==> flow/design.v <==
module flipflop(clk,en,rst,i_xdirpal,i_ydirpal,i_xnav,i_ynav,i_xpal,i_ypal,i_bri1,i_bri2,i_bri3, i_bri4,i_bri5,i_bri6,i_bri7, i_bri8,
				i_bri9, i_bri10,o_bri1,o_bri2,o_bri3, o_bri4,o_bri5,o_bri6,o_bri7, o_bri8, o_bri9, o_bri10,
				i_life, o_life, i_brick, o_brick, i_red1, i_red2, i_red3, i_red4, i_blue5, i_blue6, i_blue7, o_red1,o_red2,o_red3,o_red4,
				o_blue5, o_blue6, o_blue7,o_xdirpal,o_ydirpal,o_xnav,o_ynav,o_xpal,o_ypal
);
input clk,en,rst;
input i_xdirpal, i_ydirpal;
input [9:0] i_xnav,i_ynav,i_xpal,i_ypal;
input i_bri1,i_bri2,i_bri3, i_bri4,i_bri5,i_bri6,i_bri7, i_bri8,i_bri9,i_bri10 ;
output reg [9:0] o_xnav,o_ynav,o_xpal,o_ypal;
output reg  o_xdirpal,o_ydirpal;
output reg o_bri1,o_bri2,o_bri3, o_bri4,o_bri5,o_bri6,o_bri7, o_bri8, o_bri9, o_bri10; 
output reg [1:0] o_life;
output reg [3:0] o_brick;
input [1:0]  i_life;
input [3:0]  i_brick;
input [1:0] i_red1, i_red2, i_red3, i_red4;
input[1:0] i_blue5, i_blue6, i_blue7;
output reg [1:0]  o_red1,o_red2,o_red3,o_red4;
output reg [1:0]   o_blue5, o_blue6, o_blue7;
parameter IX_NAV = 10'd 320;	 
parameter IY_NAV = 10'd 470;
parameter IX_PAL = 10'd 320;	 
parameter IY_PAL = 10'd 450;
parameter VITE = 2'd 3;
parameter BLOCCHI = 4'd 10;
parameter RED = 2'd 3;
parameter BLUE = 2'd 2;
always@(posedge clk)
	if(rst) begin							 
				o_bri1<=1'b1;
				o_bri2<=1'b1;
				o_bri3<=1'b1;
				o_bri4<=1'b1;
				o_bri5<=1'b1;
				o_bri6<=1'b1;
				o_bri7<=1'b1;
				o_bri8<=1'b1;
				o_bri9<=1'b1;
				o_bri10<=1'b1;
				o_xdirpal<=1'b0;
				o_xnav<=IX_NAV;
				o_xpal<=IX_PAL;
				o_ydirpal<=1'b0;
				o_ynav<=IY_NAV;
				o_ypal<=IY_PAL;				
				o_life<=VITE;
				o_brick<=BLOCCHI;
				o_blue5<=BLUE;
				o_blue6<=BLUE;
				o_blue7<=BLUE;
				o_red1<=RED;
				o_red2<=RED;
				o_red3<=RED;
				o_red4<=RED;
			end
	else if(en) begin							 
				o_bri1<=i_bri1;
				o_bri2<=i_bri2;
				o_bri3<=i_bri3;
				o_bri4<=i_bri4;
				o_bri5<=i_bri5;
				o_bri6<=i_bri6;
				o_bri7<=i_bri7;
				o_bri8<=i_bri8;
				o_bri9<=i_bri9;
				o_bri10<=i_bri10;
				o_xdirpal<=i_xdirpal;
				o_xnav<=i_xnav;
				o_xpal<=i_xpal;
				o_ydirpal<=i_ydirpal;
				o_ynav<=i_ynav;
				o_ypal<=i_ypal;
				o_life<=i_life;
				o_brick<=i_brick;
				o_blue5<=i_blue5;
				o_blue6<=i_blue6;
				o_blue7<=i_blue7;
				o_red1<=i_red1;
				o_red2<=i_red2;
				o_red3<=i_red3;
				o_red4<=i_red4;
			end
endmodule
module gioco(
	i_ani_stb,														 
	i_clk,															 
	i_rst,															 
	i_animate,														 
	i_dx, 															 
	i_sx,																 
	i_start,															 
	o_x1_pal, o_x2_pal,											 
	o_y1_pal, o_y2_pal,
	o_x1_nav, o_x2_nav,											 
	o_y1_nav, o_y2_nav,
	bri1,bri2,bri3,bri4,bri5,bri6,bri7,bri8,bri9,bri10, 
	ok, ko,															 
	ff_life															 
);
input i_ani_stb, i_clk, i_rst, i_animate, i_dx, i_sx, i_start;
output [9:0] o_x1_pal, o_x2_pal, o_y1_pal, o_y2_pal, o_x1_nav, o_x2_nav, o_y1_nav, o_y2_nav;
output reg bri1,bri2,bri3,bri4,bri5,bri6,bri7,bri8,bri9,bri10;
output reg ok,ko;												
output [1:0] ff_life;
wire ff_bri1, ff_bri2, ff_bri3, ff_bri4,ff_bri5, ff_bri6, ff_bri7, ff_bri8,ff_bri9, ff_bri10;
wire [9:0] ff_x_nav,ff_y_nav,ff_x_pal,ff_y_pal;	
wire ff_x_dirpal,ff_y_dirpal;							
wire [3:0] ff_brick;
wire [1:0] ff_red1,ff_red2,ff_red3,ff_red4;
wire [1:0] ff_blue5,ff_blue6,ff_blue7;
parameter H_SIZE_BRI = 10'd 32;					 
parameter L_SIZE_BRI = 10'd 10; 					 
parameter H_SIZE_NAV = 10'd 32; 					 
parameter L_SIZE_NAV = 10'd 3;  					 
parameter IX_NAV = 10'd 320;						 
parameter IY_NAV = 10'd 470;						 
parameter D_WIDTH = 10'd 640; 				 	 
parameter D_HEIGHT = 10'd 480;					 
parameter H_SIZE_PAL = 10'd 2;					 
parameter IX_PAL = 10'd 320;						 
parameter IY_PAL = 10'd 460;						 
parameter VITE = 2'd 3;								 
parameter BLOCCHI = 4'd 10;						 
parameter ROSSO = 2'd 3;							 
parameter BLU = 2'd 2;								 
parameter wait1=4'b 0000;							 
parameter s0=4'b 0001;
parameter val=4'b 0010;
parameter win=4'b 0100;
parameter go=4'b 1000;
reg [3:0] snext,sreg;								
reg[9:0] x_nav;										 
reg[9:0] y_nav;										 
reg[9:0] x_pal;										 
reg[9:0] y_pal;										 
reg x_dir_pal;											 
reg y_dir_pal;											 
reg [1:0] life;										
reg [3:0] brick;
reg [1:0] red1,red2,red3,red4;
reg [1:0] blue5,blue6,blue7;
assign o_x1_nav = x_nav - H_SIZE_NAV;   
assign o_x2_nav = x_nav + H_SIZE_NAV;   
assign o_y1_nav = y_nav -L_SIZE_NAV; 	 
assign o_y2_nav = y_nav + L_SIZE_NAV;   
assign o_x1_pal = x_pal - H_SIZE_PAL;	 
assign o_x2_pal = x_pal + H_SIZE_PAL;	 
assign o_y1_pal = y_pal -H_SIZE_PAL;	 
assign o_y2_pal = y_pal + H_SIZE_PAL;	 
flipflop ff(									 
	.clk(i_clk),						
	.en(i_ani_stb),
	.rst(i_rst),
	.i_xdirpal(x_dir_pal),			
	.i_ydirpal(y_dir_pal),
	.i_xnav(x_nav),
	.i_ynav(y_nav),
	.i_xpal(x_pal),
	.i_ypal(y_pal),
	.i_bri1(bri1),
	.i_bri2(bri2),
	.i_bri3(bri3),
	.i_bri4(bri4),
	.i_bri5(bri5),
	.i_bri6(bri6),
	.i_bri7(bri7),
	.i_bri8(bri8),
	.i_bri9(bri9),
	.i_bri10(bri10),
	.i_life(life),
	.i_brick(brick),
	.i_red1(red1),
	.i_red2(red2),
	.i_red3(red3),
	.i_red4(red4),
	.i_blue5(blue5),
	.i_blue6(blue6),
	.i_blue7(blue7),
	.o_xdirpal(ff_x_dirpal),		 
	.o_ydirpal(ff_y_dirpal),
	.o_xnav(ff_x_nav),
	.o_ynav(ff_y_nav),
	.o_xpal(ff_x_pal),
	.o_ypal(ff_y_pal),
	.o_bri1(ff_bri1),
	.o_bri2(ff_bri2),
	.o_bri3(ff_bri3),
	.o_bri4(ff_bri4),
	.o_bri5(ff_bri5),
	.o_bri6(ff_bri6),
	.o_bri7(ff_bri7),
	.o_bri8(ff_bri8),
	.o_bri9(ff_bri9),
	.o_bri10(ff_bri10),
	.o_life(ff_life),
	.o_brick(ff_brick),
	.o_red1(ff_red1),
	.o_red2(ff_red2),
	.o_red3(ff_red3),
	.o_red4(ff_red4),
	.o_blue5(ff_blue5),
	.o_blue6(ff_blue6),
	.o_blue7(ff_blue7)
);
always@(posedge i_clk)				 
		if(i_rst)						 
			sreg<=wait1;
		else if(i_ani_stb) sreg<=snext;
always@(*)								 
		case(sreg)
			wait1:if(!i_start) snext=s0;							 
					else snext=wait1;
			s0:   if(i_animate&&i_ani_stb) snext=val; 		 
					else snext=s0;
			val:															 
				 if(!ff_life)
					snext=go;
				 else if(!ff_brick)
					snext=win;
				 else if(!(i_animate&&i_ani_stb))
						snext=s0;
				 else snext = val;
			win: if(!i_start) snext=wait1;						 
				  else snext=win;
			go:  if(!i_start) snext=wait1;						 
				  else snext=go;
			default: snext=wait1;
		endcase
always@(*)								 
	begin
		x_dir_pal=0;					 
		y_dir_pal=0;
		x_nav=IX_NAV;
		y_nav=IY_NAV;
		x_pal=IX_PAL;
		y_pal=IY_PAL;
		bri1=1;
		bri2=1;
		bri3=1;
		bri4=1;
		bri5=1;
		bri6=1;
		bri7=1;
		bri8=1;
		bri9=1;
		bri10=1;
		life=VITE;
		brick=BLOCCHI;
		ok=0;
		ko=0;
		red1=ROSSO;
		red2=ROSSO;
		red3=ROSSO;
		red4=ROSSO;
		blue5=BLU;
		blue6=BLU;
		blue7=BLU;
		case(sreg)
			wait1:				
				begin
					x_dir_pal=0;		
					y_dir_pal=0;
					x_nav=IX_NAV;
					y_nav=IY_NAV;
					x_pal=IX_PAL;
					y_pal=IY_PAL;
				   bri1=1;
					bri2=1;
					bri3=1;
					bri4=1;
					bri5=1;
					bri6=1;
					bri7=1;
					bri8=1;
					bri9=1;
					bri10=1;
					life=VITE;
					brick=BLOCCHI;
					red1=ROSSO;
					red2=ROSSO;
					red3=ROSSO;
					red4=ROSSO;
					blue5=BLU;
					blue6=BLU;
					blue7=BLU;
				end
		val: 
			begin
				x_dir_pal=ff_x_dirpal;						
				y_dir_pal=ff_y_dirpal;
				x_nav=ff_x_nav;
				y_nav=ff_y_nav;
				x_pal=ff_x_pal;
				y_pal=ff_y_pal;
				bri1=ff_bri1;
				bri2=ff_bri2;
				bri3=ff_bri3;
				bri4=ff_bri4;
				bri5=ff_bri5;
				bri6=ff_bri6;
				bri7=ff_bri7;
				bri8=ff_bri8;
				bri9=ff_bri9;
				bri10=ff_bri10;
				life=ff_life;
				brick=ff_brick;
				red1=ff_red1;
				red2=ff_red2;
				red3=ff_red3;
				red4=ff_red4;
				blue5=ff_blue5;
				blue6=ff_blue6;
				blue7=ff_blue7;
				x_pal = (x_dir_pal) ? x_pal + 10'd 2 : x_pal - 10'd 2;  		
				y_pal = (y_dir_pal) ? y_pal + 10'd 2 : y_pal - 10'd 2;
				if (i_sx==1 && i_dx==0)										 
					begin															 
					x_nav =x_nav+10'd 3;										 
						if (x_nav >= (D_WIDTH-H_SIZE_NAV-12'd 1))		 
							x_nav = (D_WIDTH-H_SIZE_NAV-10'd 1);		 
					end
				else if(i_dx==1 && i_sx ==0)								 
					begin
					x_nav = x_nav - 10'd 3;									 
						if (x_nav <= H_SIZE_NAV+12'd 1)					 
							x_nav = H_SIZE_NAV + 10'd 1;					 
					end
						else 
							x_nav=x_nav;										 
				if((y_pal <= 73)&&(y_pal >= 71))
				begin
					if((x_pal >= 140)&&(x_pal <=202)&&bri1)  
						begin
							y_dir_pal =1;  
							red1=red1-2'd 1;
							if(!red1)
								begin
									brick = brick -4'd 1;
									bri1= 1'd 0;
								end
						end
					if((x_pal >= 232)&&(x_pal <=296)&&bri2)  
						begin
							y_dir_pal =1;  
							red2=red2-2'd 1;
							if(!red2)
								begin
									brick = brick -4'd 1;	
									bri2= 1'd 0;
								end
						end
				if((x_pal >=346)&&(x_pal <=410)&&bri3)  
					begin
						y_dir_pal =1;  
						red3=red3-2'd 1;
						if(!red3)
							begin
								brick = brick -4'd 1;
								bri3= 1'd 0;
							end
					end
				if((x_pal >= 440)&&(x_pal <=504)&&bri4)  
					begin
						y_dir_pal =1;  
						red4=red4-2'd 1;
						if(!red4)
							begin
								brick = brick -4'd 1;
								bri4=1'd 0;
							end
					end
			end
	if((y_pal <= 123)&&(y_pal >= 121))
			begin
			if((x_pal >= 184)&&(x_pal <=248)&&bri5)  
					begin
					y_dir_pal =1;  
					blue5=blue5-2'd 1;
					if(!blue5)
					begin
						brick = brick -4'd 1;	
						bri5= 1'd 0;
					end
					end
				if((x_pal >= 288)&&(x_pal <=352)&&bri6)  
					begin
					y_dir_pal =1;  
					blue6=blue6-2'd 1;
					if(!blue6)
						begin	
							brick = brick -4'd 1;	
							bri6=1'd 0;
						end
					end	
				if((x_pal >= 392)&&(x_pal <=456)&&bri7)  
					begin
					y_dir_pal =1;  
					blue7=blue7-2'd 1;
					if(!blue7)
					begin
					brick = brick -4'd 1;	
					bri7= 1'd 0;
					end
					end
			end
		if((y_pal <= 173)&&(y_pal >= 171))
		begin 	if((x_pal >= 232)&&(x_pal <=296)&&bri8)  
					begin
					y_dir_pal =1;  
					bri8= 1'd 0;
				brick = brick -4'd 1;	
					end
				if((x_pal >= 346)&&(x_pal <=410)&&bri9)  
					begin
					y_dir_pal =1;  
					bri9= 1'd 0;
				brick = brick -4'd 1;	
					end
			end
			if((y_pal <= 203)&&(y_pal >= 201)&&bri10)
			begin
			if((x_pal >= 288)&&(x_pal <=352))  
					begin
					y_dir_pal =1;  
					bri10= 1'd 0;	
					brick = brick -4'd 1;
					end		
			end
			if((y_pal<=70)&&(y_pal>=50))
			begin
			if((x_pal<=205)&&(x_pal>=203)&&bri1)
					begin
						x_dir_pal=1;	 
						red1=red1-2'd 1;
						if(!red1)
						begin
						bri1=1'd 0;	
						brick = brick -4'd 1;
						end
					end
			if((x_pal<=205)&&(x_pal>=203)&&bri2)
					begin
						x_dir_pal=1;	 
						red2=red2-2'd 1;
						if(!red2)
						begin
						bri2=1'd 0;
					brick = brick -4'd 1;	
					end
					end
			if((x_pal<=413)&&(x_pal>=411)&&bri3)
						begin
							x_dir_pal=1;	 
						red3=red3-2'd 1;
					if(!red3)	begin	bri3=1'd 0;	
							brick = brick -4'd 1;
						end
						end
			if((x_pal<=507)&&(x_pal>=505)&&bri4)
						begin
							x_dir_pal=1;	 
							red4=red4-2'd 1;
							if(!red4)
							begin
							bri4=1'd 0;	
							brick = brick -4'd 1;
							end
						end
if((x_pal>=135)&&(x_pal<=137)&&bri1)
						begin
							x_dir_pal=0;	 
							red1=red1-2'd 1;
							if(!red1)
							begin
							bri1=1'd 0;	
							brick = brick -4'd 1;
							end
							end
			if((x_pal>=229)&&(x_pal<=231)&&bri2)
						begin
							x_dir_pal=0;	 
							red2=red2-2'd 1;
							if(!red2)
							begin
							bri2=1'd 0;	
							brick = brick -4'd 1;
							end
						end
			if((x_pal>=343)&&(x_pal<=345)&&bri3)
						begin
							x_dir_pal=0;	 
							red3=red3-2'd 1;
							if(!red3)
							begin
							bri3=1'd 0;	
							brick = brick -4'd 1;
							end
						end
			if((x_pal>=437)&&(x_pal<=439)&&bri4)
						begin
							x_dir_pal=0;	 
							red4=red4-2'd 1;
							if(!red4)
							begin
							bri4=1'd 0;	
							brick = brick -4'd 1;
							end
						end
				end
	if((y_pal<=120)&&(y_pal>=100))	
		begin
		if((x_pal<=251)&&(x_pal>=249)&&bri5)
						begin
							x_dir_pal=1;	 
							blue5=blue5-2'd 1;
							if(!blue5)
							begin 
							bri5=1'd 0;	
							brick = brick -4'd 1;
							end
							end
			if((x_pal<=355)&&(x_pal>=353)&&bri6)	 
						begin
							x_dir_pal=1;	 
							blue6=blue6-2'd 1;
							if(!blue6)
							begin
							bri6=1'd 0;	
							brick = brick -4'd 1;
							end
					end
			if((x_pal<=459)&&(x_pal>=457)&&bri7)	 
						begin
							x_dir_pal=1;	 
							blue7=blue7-2'd 1;
							if(!blue7)
							begin
							bri7=1'd 0;	
							brick = brick -4'd 1;
							end
						end
	if((x_pal>=181)&&(x_pal<=183)&&bri5)
						begin
							x_dir_pal=0;	 
							blue5=blue5-2'd 1;
							if(!blue5)
							begin
							bri5=1'd 0;	
							brick = brick -4'd 1;
							end
						end
			if((x_pal>=285)&&(x_pal<=287)&&bri6)
						begin
							x_dir_pal=0;	 
							blue6=blue6-2'd 1;
							if(!blue6)
							begin
							bri6=1'd 0;	
							brick = brick -4'd 1;
							end
						end	
			if((x_pal>=389)&&(x_pal<=391)&&bri7)
						begin
							x_dir_pal=0;	 
							blue7=blue7-2'd 1;
							if(!blue7)
							begin
							bri7=1'd 0;				
							brick = brick -4'd 1;
							end
						end	
	end
			if((y_pal<=170)&&(y_pal>=150))
			begin
			if((x_pal<=299)&&(x_pal>=297)&&bri8)
						begin
							x_dir_pal=1;	 
							bri8=1'd 0;	
							brick = brick -4'd 1;
						end	
			if((x_pal<=349)&&(x_pal>=347)&&bri9)	 
						begin
							x_dir_pal=1;	 
							bri9=1'd 0;	
							brick = brick -4'd 1;
						end
if((x_pal>=229)&&(x_pal<=231)&&bri8)	 
						begin
							x_dir_pal=0;	 
							bri8=1'd 0;	
							brick = brick -4'd 1;
						end
			if((x_pal>=343)&&(x_pal<=345)&&bri9)	 
						begin
							x_dir_pal=0;	 
							bri9=1'd 0;	
							brick = brick -4'd 1;
						end	
	end
					if((y_pal<=220)&&(y_pal>=200)&&bri10)	 
				begin	
				if((x_pal<=355)&&(x_pal>=353))
				begin
							x_dir_pal=1;	 
							bri10=1'd 0;	
							brick = brick -4'd 1;
						end			
			if((x_pal>=285)&&(x_pal<=287)) 
			begin
							x_dir_pal=0;	 
							bri10=1'd 0;
							brick = brick -4'd 1;	
						end	
			end	
			if((y_pal>=47)&&(y_pal<=49))
		begin	
			if((x_pal >= 138)&&(x_pal <=202)&&bri1)  
					begin
						y_dir_pal = 0;  
						red1=red1-2'd 1;
						if(!red1)
						begin
						bri1 = 1'd 0; 
						brick = brick -4'd 1;
						end
						end
				if((x_pal >= 232)&&(x_pal <=296)&&bri2)  
					begin
						y_dir_pal = 0;  
						red2=red2-2'd 1;
						if(!red2)
						begin
						bri2 =  1'd 0; 
						brick = brick -4'd 1;
						end
					end
				if((x_pal >= 346)&&(x_pal <=410)&&bri3)  
					begin
						y_dir_pal = 0;  
						red3=red3-2'd 1;
						if(!red3)
						begin
						bri3 =  1'd 0;
						brick = brick -4'd 1;	
						end
					end
				if((x_pal >= 440)&&(x_pal <=504)&&bri4)  
					begin
						y_dir_pal = 0;  
						red4=red4-2'd 1;
						if(!red4)
						begin
						bri4 =  1'd 0;
						brick = brick -4'd 1;	
						end
					end	
	end	
		if((y_pal>=97)&&(y_pal<=99))
			begin
			if((x_pal >= 184)&&(x_pal <=248)&&bri5)  
					begin
						y_dir_pal = 0;  
						blue5=blue5-2'd 1;
						if(!blue5)
						begin
						bri5 =  1'd 0;
						brick = brick -4'd 1;	
						end
					end	
				if((x_pal >= 288)&&(x_pal <=352)&&bri6)  
					begin
						y_dir_pal = 0;  
						blue6=blue6-2'd 1;
						if(!blue6)
						begin
						bri6 =  1'd 0; 
						brick = brick -4'd 1;
						end
					end	
				if((x_pal >= 392)&&(x_pal <=456)&&bri7)  
					begin
						y_dir_pal = 0;  
						blue7=blue7-2'd 1;
						if(!blue7)
						begin
						bri7 =  1'd 0; 
						brick = brick -4'd 1;
						end
					end
			end
			if((y_pal>=147)&&(y_pal<=149))
		begin 
			if((x_pal >= 232)&&(x_pal <=296)&&bri8)  
					begin
						y_dir_pal = 0;  
						bri8 =  1'd 0;
						brick = brick -4'd 1;	
					end
				if((x_pal >=346)&&(x_pal <=410)&&bri9)  
					begin
						y_dir_pal = 0;  
						bri9 =  1'd 0;
						brick = brick -4'd 1;	
					end	
			end
			if((y_pal>=197)&&(y_pal<=199))
				if((x_pal >= 288)&&(x_pal <=352)&&bri10)  
					begin
						y_dir_pal = 0;  
						bri10 =  1'd 0;
						brick = brick -4'd 1;	
					end
			if(x_pal <= H_SIZE_PAL+1)					 
				x_dir_pal=1;							 
			if(x_pal >= (D_WIDTH-H_SIZE_PAL-1))			 
				x_dir_pal = 0;							 
			if (y_pal <= H_SIZE_PAL + 1)		 
				y_dir_pal = 1;				 
			if (y_pal>=463)								
				if ((x_pal >= x_nav-H_SIZE_NAV)&&(x_pal <= x_nav + H_SIZE_NAV))	 
					y_dir_pal = 0;							 
				else 
					begin								
						life=life-2'b01;
						x_pal = IX_PAL;
						y_pal = IY_PAL;
						x_nav = IX_NAV;
					end
		end
		s0:
			begin
				x_dir_pal=ff_x_dirpal;						 
				y_dir_pal=ff_y_dirpal;
				x_nav=ff_x_nav;
				y_nav=ff_y_nav;
				x_pal=ff_x_pal;
				y_pal=ff_y_pal;
				bri1=ff_bri1;
				bri2=ff_bri2;
				bri3=ff_bri3;
				bri4=ff_bri4;
				bri5=ff_bri5;
				bri6=ff_bri6;
				bri7=ff_bri7;
				bri8=ff_bri8;
				bri9=ff_bri9;
				bri10=ff_bri10;
				life=ff_life;
				brick=ff_brick;
				red1=ff_red1;
				red2=ff_red2;
				red3=ff_red3;
				red4=ff_red4;
				blue5=ff_blue5;
				blue6=ff_blue6;
				blue7=ff_blue7;
			end
		win:begin
					ok=1;
			 end
		go:begin
					ko=1;
			end
	   default:
			begin
				x_dir_pal=0;
				y_dir_pal=0;
				x_nav=IX_NAV;
				y_nav=IY_NAV;
				x_pal=IX_PAL;
				y_pal=IY_PAL;
				bri1=1;
				bri2=1;
				bri3=1;
				bri4=1;
				bri5=1;
				bri6=1;
				bri7=1;
				bri8=1;
				bri9=1;
				bri10=1;
				life=VITE;
				brick=BLOCCHI;
				ok=0;
				ko=0;
				red1=ROSSO;
				red2=ROSSO;
				red3=ROSSO;
				red4=ROSSO;
				blue5=BLU;
				blue6=BLU;
				blue7=BLU;
			end
		endcase
end			
endmodule
Appendix: tool output

**Step by step through the tools: gioco**

Module gioco before and after one edit of its RTL, step after step.
"before" refers to lines of the RTL above, "after" to lines of the edited file.
"change" is "after" less "before", of the values as shown.
Cell names lack the library's common part.
A cell with -- has no value.

- Design top: gioco
- Clock: i_clk
- Cell library: sky130hd
- Timing corner: tt_025C_1v80

**The edit**

Unified diff, file above to edited file.
The edited RTL no longer does the same as the RTL above: the edit was made by script, with no optimisation intended.

```diff
@@ -148,5 +148,5 @@
 assign o_x2_pal = x_pal + H_SIZE_PAL;	 
 assign o_y1_pal = y_pal -H_SIZE_PAL;	 
-assign o_y2_pal = y_pal + H_SIZE_PAL;	 
+assign o_y2_pal = y_pal - H_SIZE_PAL;	 
 flipflop ff(									 
 	.clk(i_clk),						
```

**After elaboration**

Counts by Yosys on the flattened word-level netlist (proc, flatten, opt, wreduce; memories kept). Register bits leave out memories and registers merged into their read ports (data or address). Print and check cells are left out. Cells with the same type and inputs are merged into one.

Bit counts:

| element | before | after | change |
|---|---|---|---|
| bits in registers | 76 | 76 | 0 |
| output and inout bits | 94 | 94 | 0 |
| cells after elaboration | 777 | 776 | -1 |

Cells by class:

| element | before | after | change |
|---|---|---|---|
| add/subtract/negate cells | 85 | 84 | -1 |
| magnitude comparators | 77 | 77 | 0 |
| equality and inequality tests | 6 | 6 | 0 |
| mux-type cells | 468 | 468 | 0 |
| bitwise gates (word level) | 3 | 3 | 0 |
| reduce/logical cells | 112 | 112 | 0 |

Operators by type and width:

| cell | before | after | change |
|---|---|---|---|
| adder 10 x 2 -> 10 bit (second input constant) | 6 | 5 | -1 |

Unchanged operator kinds not shown: 39.

**Longest topological paths**

Depth = most cells in a row (Yosys ltp): at word level without a register or memory, in the mapped netlist without a sequential cell, where the memories' decode and read muxes count.

Depth:

| element | before | after | change |
|---|---|---|---|
| depth in word-level cells | 191 | 191 | 0 |
| ABC_AREA | 0 | 0 | -- |
| gate-level depth with buffers | 93 | 88 | -5 |
| gate-level depth less buffers | 90 | 86 | -4 |

**Synthesis result**

The flow's flattened synthesis, as Yosys stat reports it; memories are mapped. The netlist is that of the ABC_AREA named above (0 if unset); the other value can give another one.

Synthesis totals:

| element | before | after | change |
|---|---|---|---|
| standard cells after synthesis | 2002 | 1953 | -49 |
| synthesis area (sq um) | 13839.5 | 13427.9 | -411.6 |
| sequential part of the area (sq um) | 1541.5 | 1541.5 | 0.0 |
| flip-flop cells | 77 | 77 | 0 |
| buffer cells | 120 | 122 | +2 |

Cells by type:

| cell | before | after | change |
|---|---|---|---|
| nand2_1 | 208 | 239 | +31 |
| a21oi_1 | 91 | 117 | +26 |
| xnor2_1 | 104 | 84 | -20 |
| a31oi_1 | 34 | 18 | -16 |
| nand3_1 | 89 | 74 | -15 |
| xor2_1 | 63 | 78 | +15 |
| o21ai_0 | 125 | 111 | -14 |
| clkbuf_1 | 81 | 69 | -12 |
| and3_1 | 40 | 28 | -12 |
| and2_1 | 33 | 21 | -12 |
| nor4_1 | 24 | 14 | -10 |
| buf_4 | 22 | 32 | +10 |
| mux2_2 | 9 | 19 | +10 |
| a221o_1 | 9 | 0 | -9 |
| nor2_1 | 203 | 211 | +8 |
| o21ai_1 | 4 | 12 | +8 |
| a211oi_1 | 27 | 20 | -7 |
| o31a_1 | 7 | 0 | -7 |

Unchanged cell types not shown: 19.
The list need not be complete.
The figures by module come from a second, unflattened synthesis with its own total; it is not the netlist above.

Unflattened totals:

| element | before | after | change |
|---|---|---|---|
| cells (unflattened synthesis) | 1894 | 1957 | +63 |
| area (unflattened synthesis) (sq um) | 13665.6 | 13840.8 | +175.2 |

Each row is one instance without its submodules.

Modules, before:

| module | instances | cells | area (sq um) | seq. area (sq um) |
|---|---|---|---|---|
| gioco | 1 | 1658 | 11000.6 | 100.1 |
| flipflop | 1 | 236 | 2665.1 | 1441.4 |

Modules, after:

| module | instances | cells | area (sq um) | seq. area (sq um) |
|---|---|---|---|---|
| gioco | 1 | 1721 | 11175.7 | 100.1 |
| flipflop | 1 | 236 | 2665.1 | 1441.4 |

**Path before layout**

OpenSTA on the mapped netlist: ideal clock, no wires. The path of least setup slack (recovery checks aside). Input and output delay are each 20% of the period. Register names are those of the netlist, which keeps one name where synthesis merged equal registers.

Path after synthesis:

| element | before | after | change |
|---|---|---|---|
| path type | register to register | register to register | -- |
| from | register ff.o_xpal[1] | register ff.o_xpal[1] | -- |
| to | register ff.o_brick[3] | register ff.o_brick[3] | -- |
| period (ps) | 24000 | 24000 | 0 |
| library setup time (ps) | 125 | 122 | -3 |
| launch time at the first pin (ps) | 0 | 0 | 0 |
| arrival (ps) | 17797 | 18198 | +401 |
| setup slack (ps) | 6078 | 5680 | -398 |
| path delay (ps) | 17922 | 18320 | +398 |
| driving pins on the path | 92 | 84 | -8 |
| buffers on the path | 2 | 2 | 0 |
| period reached after synthesis (ps) | 17922 | 18320 | +398 |

"path delay" is the arrival time less input delay plus setup time.
"driving pins on the path": output pins that drive a net of the path, with the launching flip-flop's if there is one; two outputs of one cell count as two.
"period reached after synthesis" is the clock period less the worst setup slack; recovery checks do not enter. This is arithmetic on one report: input and output delays are still those of the set period (20% each).
The rows between start and end are the longest chain of elaborated cells between them; the timing report does not say that the signal goes this way. Where chains are equally long, one stands for them.
A line is the first line of the expression or statement that the cell stems from. Yosys adds cells for indexed reads and writes and turns some case tables into memories.

On the way, after synthesis, before:
- Cell sequence: dfxtp_1 inv_1 fa_1 nand2b_1 a21o_1 and3_1 buf_4 nor2_2 inv_2 buf_2 and4_1 a22oi_1 o211a_1 nor2_1 ha_1 o21ai_0 o21ai_0 ha_1 [56 not listed] o22ai_1 a31oi_1 ha_1 o21bai_1 a21oi_1 ha_1 a21oi_1 a21oi_1 xor2_1 xnor2_1 o21a_1 or3_1 a211oi_2 nor3_1 or3_1 a22o_1 and3_1 o41a_1
- Length of the longest elaborated chain: 191
- Elaborated cells on any way between the ends: 502
- Those cells by class: add/sub: 62; compare: 45; mux: 313; reduce/logical: 82

Ends and longest elaborated chain, after synthesis, before:

| element | RTL line | source |
|---|---|---|
| start: declaration | 10 | `output reg [9:0] o_xnav,o_ynav,o_xpal,o_ypal;` |
| start: assignment | 43 | `o_xpal<=IX_PAL;` |
| start: assignment | 70 | `o_xpal<=i_xpal;` |
| subtractor 10 x 2 -> 10 bit | 315 | `x_pal = (x_dir_pal) ? x_pal + 10'd 2 : x_pal - 10'd 2;` |
| 2-to-1 mux 10 bit | 315 |  |
| greater-or-equal comparator 10 x 8 -> 1 bit | 333 | `if((x_pal >= 140)&&(x_pal <=202)&&bri1)` |
| logical AND 1 bit (2 in a row) | 333 |  |
| 2-to-1 mux 4 bit | 333 |  |
| 2-to-1 mux 4 bit | 331 | `if((y_pal <= 73)&&(y_pal >= 71))` |
| 2-to-1 mux 4 bit | 259 | `case(sreg)` |
| [176 not listed] | -- |  |
| 2-to-1 mux 4 bit | 700 | `if((x_pal >=346)&&(x_pal <=410)&&bri9)` |
| 2-to-1 mux 4 bit | 692 | `if((y_pal>=147)&&(y_pal<=149))` |
| 2-to-1 mux 4 bit | 259 |  |
| subtractor 4 x 1 -> 4 bit | 712 | `brick = brick -4'd 1;` |
| 2-to-1 mux 4 bit | 708 | `if((x_pal >= 288)&&(x_pal <=352)&&bri10)` |
| 2-to-1 mux 4 bit | 707 | `if((y_pal>=197)&&(y_pal<=199))` |
| case mux 4 bit (select 2 bit) | 259 |  |
| end: assignment | 48 | `o_brick<=BLOCCHI;` |
| end: assignment | 75 | `o_brick<=i_brick;` |
| end: declaration | 14 | `output reg [3:0] o_brick;` |

On the way, after synthesis, after:
- Cell sequence: dfxtp_1 buf_4 inv_1 fa_1 nand2b_1 a21oi_4 xnor2_2 buf_2 o21ai_0 o22ai_1 nand4_1 a21o_1 xnor2_1 mux2_2 ha_1 o221ai_1 a211o_1 o21ai_0 [48 not listed] o21a_1 ha_1 mux2_2 ha_1 mux2_2 ha_1 a31oi_1 a31oi_1 xor2_1 xnor2_1 xnor2_1 xnor2_1 a2111o_1 a31oi_1 xnor2_1 xnor2_1 or4_1 o311a_1
- Length of the longest elaborated chain: 191
- Elaborated cells on any way between the ends: 502
- Those cells by class: add/sub: 62; compare: 45; mux: 313; reduce/logical: 82

Ends and longest elaborated chain, after synthesis, after:

| element | RTL line | source |
|---|---|---|
| start: declaration | 10 | `output reg [9:0] o_xnav,o_ynav,o_xpal,o_ypal;` |
| start: assignment | 43 | `o_xpal<=IX_PAL;` |
| start: assignment | 70 | `o_xpal<=i_xpal;` |
| subtractor 10 x 2 -> 10 bit | 315 | `x_pal = (x_dir_pal) ? x_pal + 10'd 2 : x_pal - 10'd 2;` |
| 2-to-1 mux 10 bit | 315 |  |
| greater-or-equal comparator 10 x 8 -> 1 bit | 333 | `if((x_pal >= 140)&&(x_pal <=202)&&bri1)` |
| logical AND 1 bit (2 in a row) | 333 |  |
| 2-to-1 mux 4 bit | 333 |  |
| 2-to-1 mux 4 bit | 331 | `if((y_pal <= 73)&&(y_pal >= 71))` |
| 2-to-1 mux 4 bit | 259 | `case(sreg)` |
| [176 not listed] | -- |  |
| 2-to-1 mux 4 bit | 700 | `if((x_pal >=346)&&(x_pal <=410)&&bri9)` |
| 2-to-1 mux 4 bit | 692 | `if((y_pal>=147)&&(y_pal<=149))` |
| 2-to-1 mux 4 bit | 259 |  |
| subtractor 4 x 1 -> 4 bit | 712 | `brick = brick -4'd 1;` |
| 2-to-1 mux 4 bit | 708 | `if((x_pal >= 288)&&(x_pal <=352)&&bri10)` |
| 2-to-1 mux 4 bit | 707 | `if((y_pal>=197)&&(y_pal<=199))` |
| case mux 4 bit (select 2 bit) | 259 |  |
| end: assignment | 48 | `o_brick<=BLOCCHI;` |
| end: assignment | 75 | `o_brick<=i_brick;` |
| end: declaration | 14 | `output reg [3:0] o_brick;` |

**Path in the finished layout**

Path of least setup slack in the final report of each run of pair 1 (OpenROAD, finished layout, wires in). Where an end is a register, its clock arrival counts in the times.
The path's times are printed in steps of 10 ps; the period is the one set.

Path after layout:

| element | before | after | change |
|---|---|---|---|
| path type | register to register | register to register | -- |
| from | register ff.o_xdirpal | register ff.o_xdirpal | -- |
| to | register ff.o_brick[3] | register ff.o_brick[3] | -- |
| period (ps) | 21600 | 21600 | 0 |
| library setup time (ps) | 110 | 110 | 0 |
| launch time at the first pin (ps) | 360 | 340 | -20 |
| arrival (ps) | 20240 | 20560 | +320 |
| setup slack (ps) | 1620 | 1280 | -340 |
| driving pins on the path | 90 | 82 | -8 |
| buffers on the path | 0 | 0 | 0 |

The rows between start and end are the longest chain of elaborated cells between them; the timing report does not say that the signal goes this way. Where chains are equally long, one stands for them.

On the way, after layout, before:
- Cell sequence: dfxtp_1 inv_1 ha_1 nor3b_1 a21boi_1 nor3_4 inv_2 nand3_1 o22a_1 or3_4 and4_1 nor2_1 ha_1 o21ai_0 o21ai_1 ha_1 mux2_2 ha_1 [54 not listed] o22ai_1 a31oi_1 ha_1 o21bai_1 a21oi_1 ha_1 a21oi_1 a21oi_1 xor2_2 xnor2_2 o21a_1 or3_1 a211oi_2 nor3_1 or3_1 a22o_1 and3_1 o41a_1
- Length of the longest elaborated chain: 190
- Elaborated cells on any way between the ends: 500
- Those cells by class: add/sub: 60; compare: 45; mux: 313; reduce/logical: 82

Ends and longest elaborated chain, after layout, before:

| element | RTL line | source |
|---|---|---|
| start: declaration | 11 | `output reg  o_xdirpal,o_ydirpal;` |
| start: assignment | 41 | `o_xdirpal<=1'b0;` |
| start: assignment | 68 | `o_xdirpal<=i_xdirpal;` |
| 2-to-1 mux 10 bit | 315 | `x_pal = (x_dir_pal) ? x_pal + 10'd 2 : x_pal - 10'd 2;` |
| greater-or-equal comparator 10 x 8 -> 1 bit | 333 | `if((x_pal >= 140)&&(x_pal <=202)&&bri1)` |
| logical AND 1 bit (2 in a row) | 333 |  |
| 2-to-1 mux 4 bit | 333 |  |
| 2-to-1 mux 4 bit | 331 | `if((y_pal <= 73)&&(y_pal >= 71))` |
| 2-to-1 mux 4 bit | 259 | `case(sreg)` |
| subtractor 4 x 1 -> 4 bit | 349 | `brick = brick -4'd 1;` |
| [175 not listed] | -- |  |
| 2-to-1 mux 4 bit | 700 | `if((x_pal >=346)&&(x_pal <=410)&&bri9)` |
| 2-to-1 mux 4 bit | 692 | `if((y_pal>=147)&&(y_pal<=149))` |
| 2-to-1 mux 4 bit | 259 |  |
| subtractor 4 x 1 -> 4 bit | 712 | `brick = brick -4'd 1;` |
| 2-to-1 mux 4 bit | 708 | `if((x_pal >= 288)&&(x_pal <=352)&&bri10)` |
| 2-to-1 mux 4 bit | 707 | `if((y_pal>=197)&&(y_pal<=199))` |
| case mux 4 bit (select 2 bit) | 259 |  |
| end: assignment | 48 | `o_brick<=BLOCCHI;` |
| end: assignment | 75 | `o_brick<=i_brick;` |
| end: declaration | 14 | `output reg [3:0] o_brick;` |

On the way, after layout, after:
- Cell sequence: dfxtp_1 inv_1 ha_1 o21ai_0 o211ai_4 nand3_1 o22ai_2 nand4_1 a21o_1 xnor2_1 mux2_2 ha_1 o221ai_1 a211o_1 o21ai_0 ha_1 mux2_2 ha_1 [46 not listed] ha_1 mux2_2 ha_1 mux2_2 ha_1 o221ai_1 nand2_1 nor2_1 nor3_1 xnor2_2 xnor2_2 xnor2_1 a2111o_1 a31oi_1 xnor2_1 xnor2_1 or4_1 o311a_1
- Length of the longest elaborated chain: 190
- Elaborated cells on any way between the ends: 500
- Those cells by class: add/sub: 60; compare: 45; mux: 313; reduce/logical: 82

Ends and longest elaborated chain, after layout, after:

| element | RTL line | source |
|---|---|---|
| start: declaration | 11 | `output reg  o_xdirpal,o_ydirpal;` |
| start: assignment | 41 | `o_xdirpal<=1'b0;` |
| start: assignment | 68 | `o_xdirpal<=i_xdirpal;` |
| 2-to-1 mux 10 bit | 315 | `x_pal = (x_dir_pal) ? x_pal + 10'd 2 : x_pal - 10'd 2;` |
| greater-or-equal comparator 10 x 8 -> 1 bit | 333 | `if((x_pal >= 140)&&(x_pal <=202)&&bri1)` |
| logical AND 1 bit (2 in a row) | 333 |  |
| 2-to-1 mux 4 bit | 333 |  |
| 2-to-1 mux 4 bit | 331 | `if((y_pal <= 73)&&(y_pal >= 71))` |
| 2-to-1 mux 4 bit | 259 | `case(sreg)` |
| subtractor 4 x 1 -> 4 bit | 349 | `brick = brick -4'd 1;` |
| [175 not listed] | -- |  |
| 2-to-1 mux 4 bit | 700 | `if((x_pal >=346)&&(x_pal <=410)&&bri9)` |
| 2-to-1 mux 4 bit | 692 | `if((y_pal>=147)&&(y_pal<=149))` |
| 2-to-1 mux 4 bit | 259 |  |
| subtractor 4 x 1 -> 4 bit | 712 | `brick = brick -4'd 1;` |
| 2-to-1 mux 4 bit | 708 | `if((x_pal >= 288)&&(x_pal <=352)&&bri10)` |
| 2-to-1 mux 4 bit | 707 | `if((y_pal>=197)&&(y_pal<=199))` |
| case mux 4 bit (select 2 bit) | 259 |  |
| end: assignment | 48 | `o_brick<=BLOCCHI;` |
| end: assignment | 75 | `o_brick<=i_brick;` |
| end: declaration | 14 | `output reg [3:0] o_brick;` |

**Flow runs**

Runs of the flow (Yosys, OpenROAD) on both versions; the two runs of a pair have the same settings. The constraints put input and output delay at 20% of the set period each and load the outputs with 0.01 pF.

Flow settings, pair 1:
- CORE_UTILIZATION: 40
- period_ns: 21.6
- CAP_MARGIN: 20
- CORE_MARGIN: 2
- SLEW_MARGIN: 20

Final reports, pair 1:

| element | before | after | change |
|---|---|---|---|
| synthesized cell area (sq um) | 13839.5 | 13427.9 | -411.6 |
| die size (sq um) | 36101.9 | 35051.3 | -1050.6 |
| standard-cell area of the final layout (sq um) | 15557.4 | 15019.4 | -538.0 |
| setup slack of the critical path (ps) | 1615 | 1285 | -330 |
| post-route setup TNS (ps) | 0 | 0 | 0 |
| post-route worst hold slack (ps) | 498 | 485 | -13 |
| clock period reached (ps) | 19985 | 20315 | +330 |

Flow settings, pair 2:
- CAP_MARGIN: 40
- CELL_PAD_IN_SITES_DETAIL_PLACEMENT: 0
- CORE_UTILIZATION: 16
- CTS_CLUSTER_SIZE: 78
- GPL_TIMING_DRIVEN: 0
- PLACE_DENSITY: 0.71
- TNS_END_PERCENT: 80
- period_ns: 20.5
- CORE_MARGIN: 2
- SLEW_MARGIN: 20

Final reports, pair 2:

| element | before | after | change |
|---|---|---|---|
| synthesized cell area (sq um) | 13839.5 | 13427.9 | -411.6 |
| die size (sq um) | 88866.6 | 86256.8 | -2609.8 |
| standard-cell area of the final layout (sq um) | 16906.2 | 16629.7 | -276.5 |
| setup slack of the critical path (ps) | 944 | 759 | -185 |
| post-route setup TNS (ps) | 0 | 0 | 0 |
| post-route worst hold slack (ps) | 511 | 480 | -31 |
| clock period reached (ps) | 19556 | 19741 | +185 |

"clock period reached" is the run's clock period less its worst setup slack. It is reckoned from that one timing run; input and output delays stay at 20% of the period that was set.
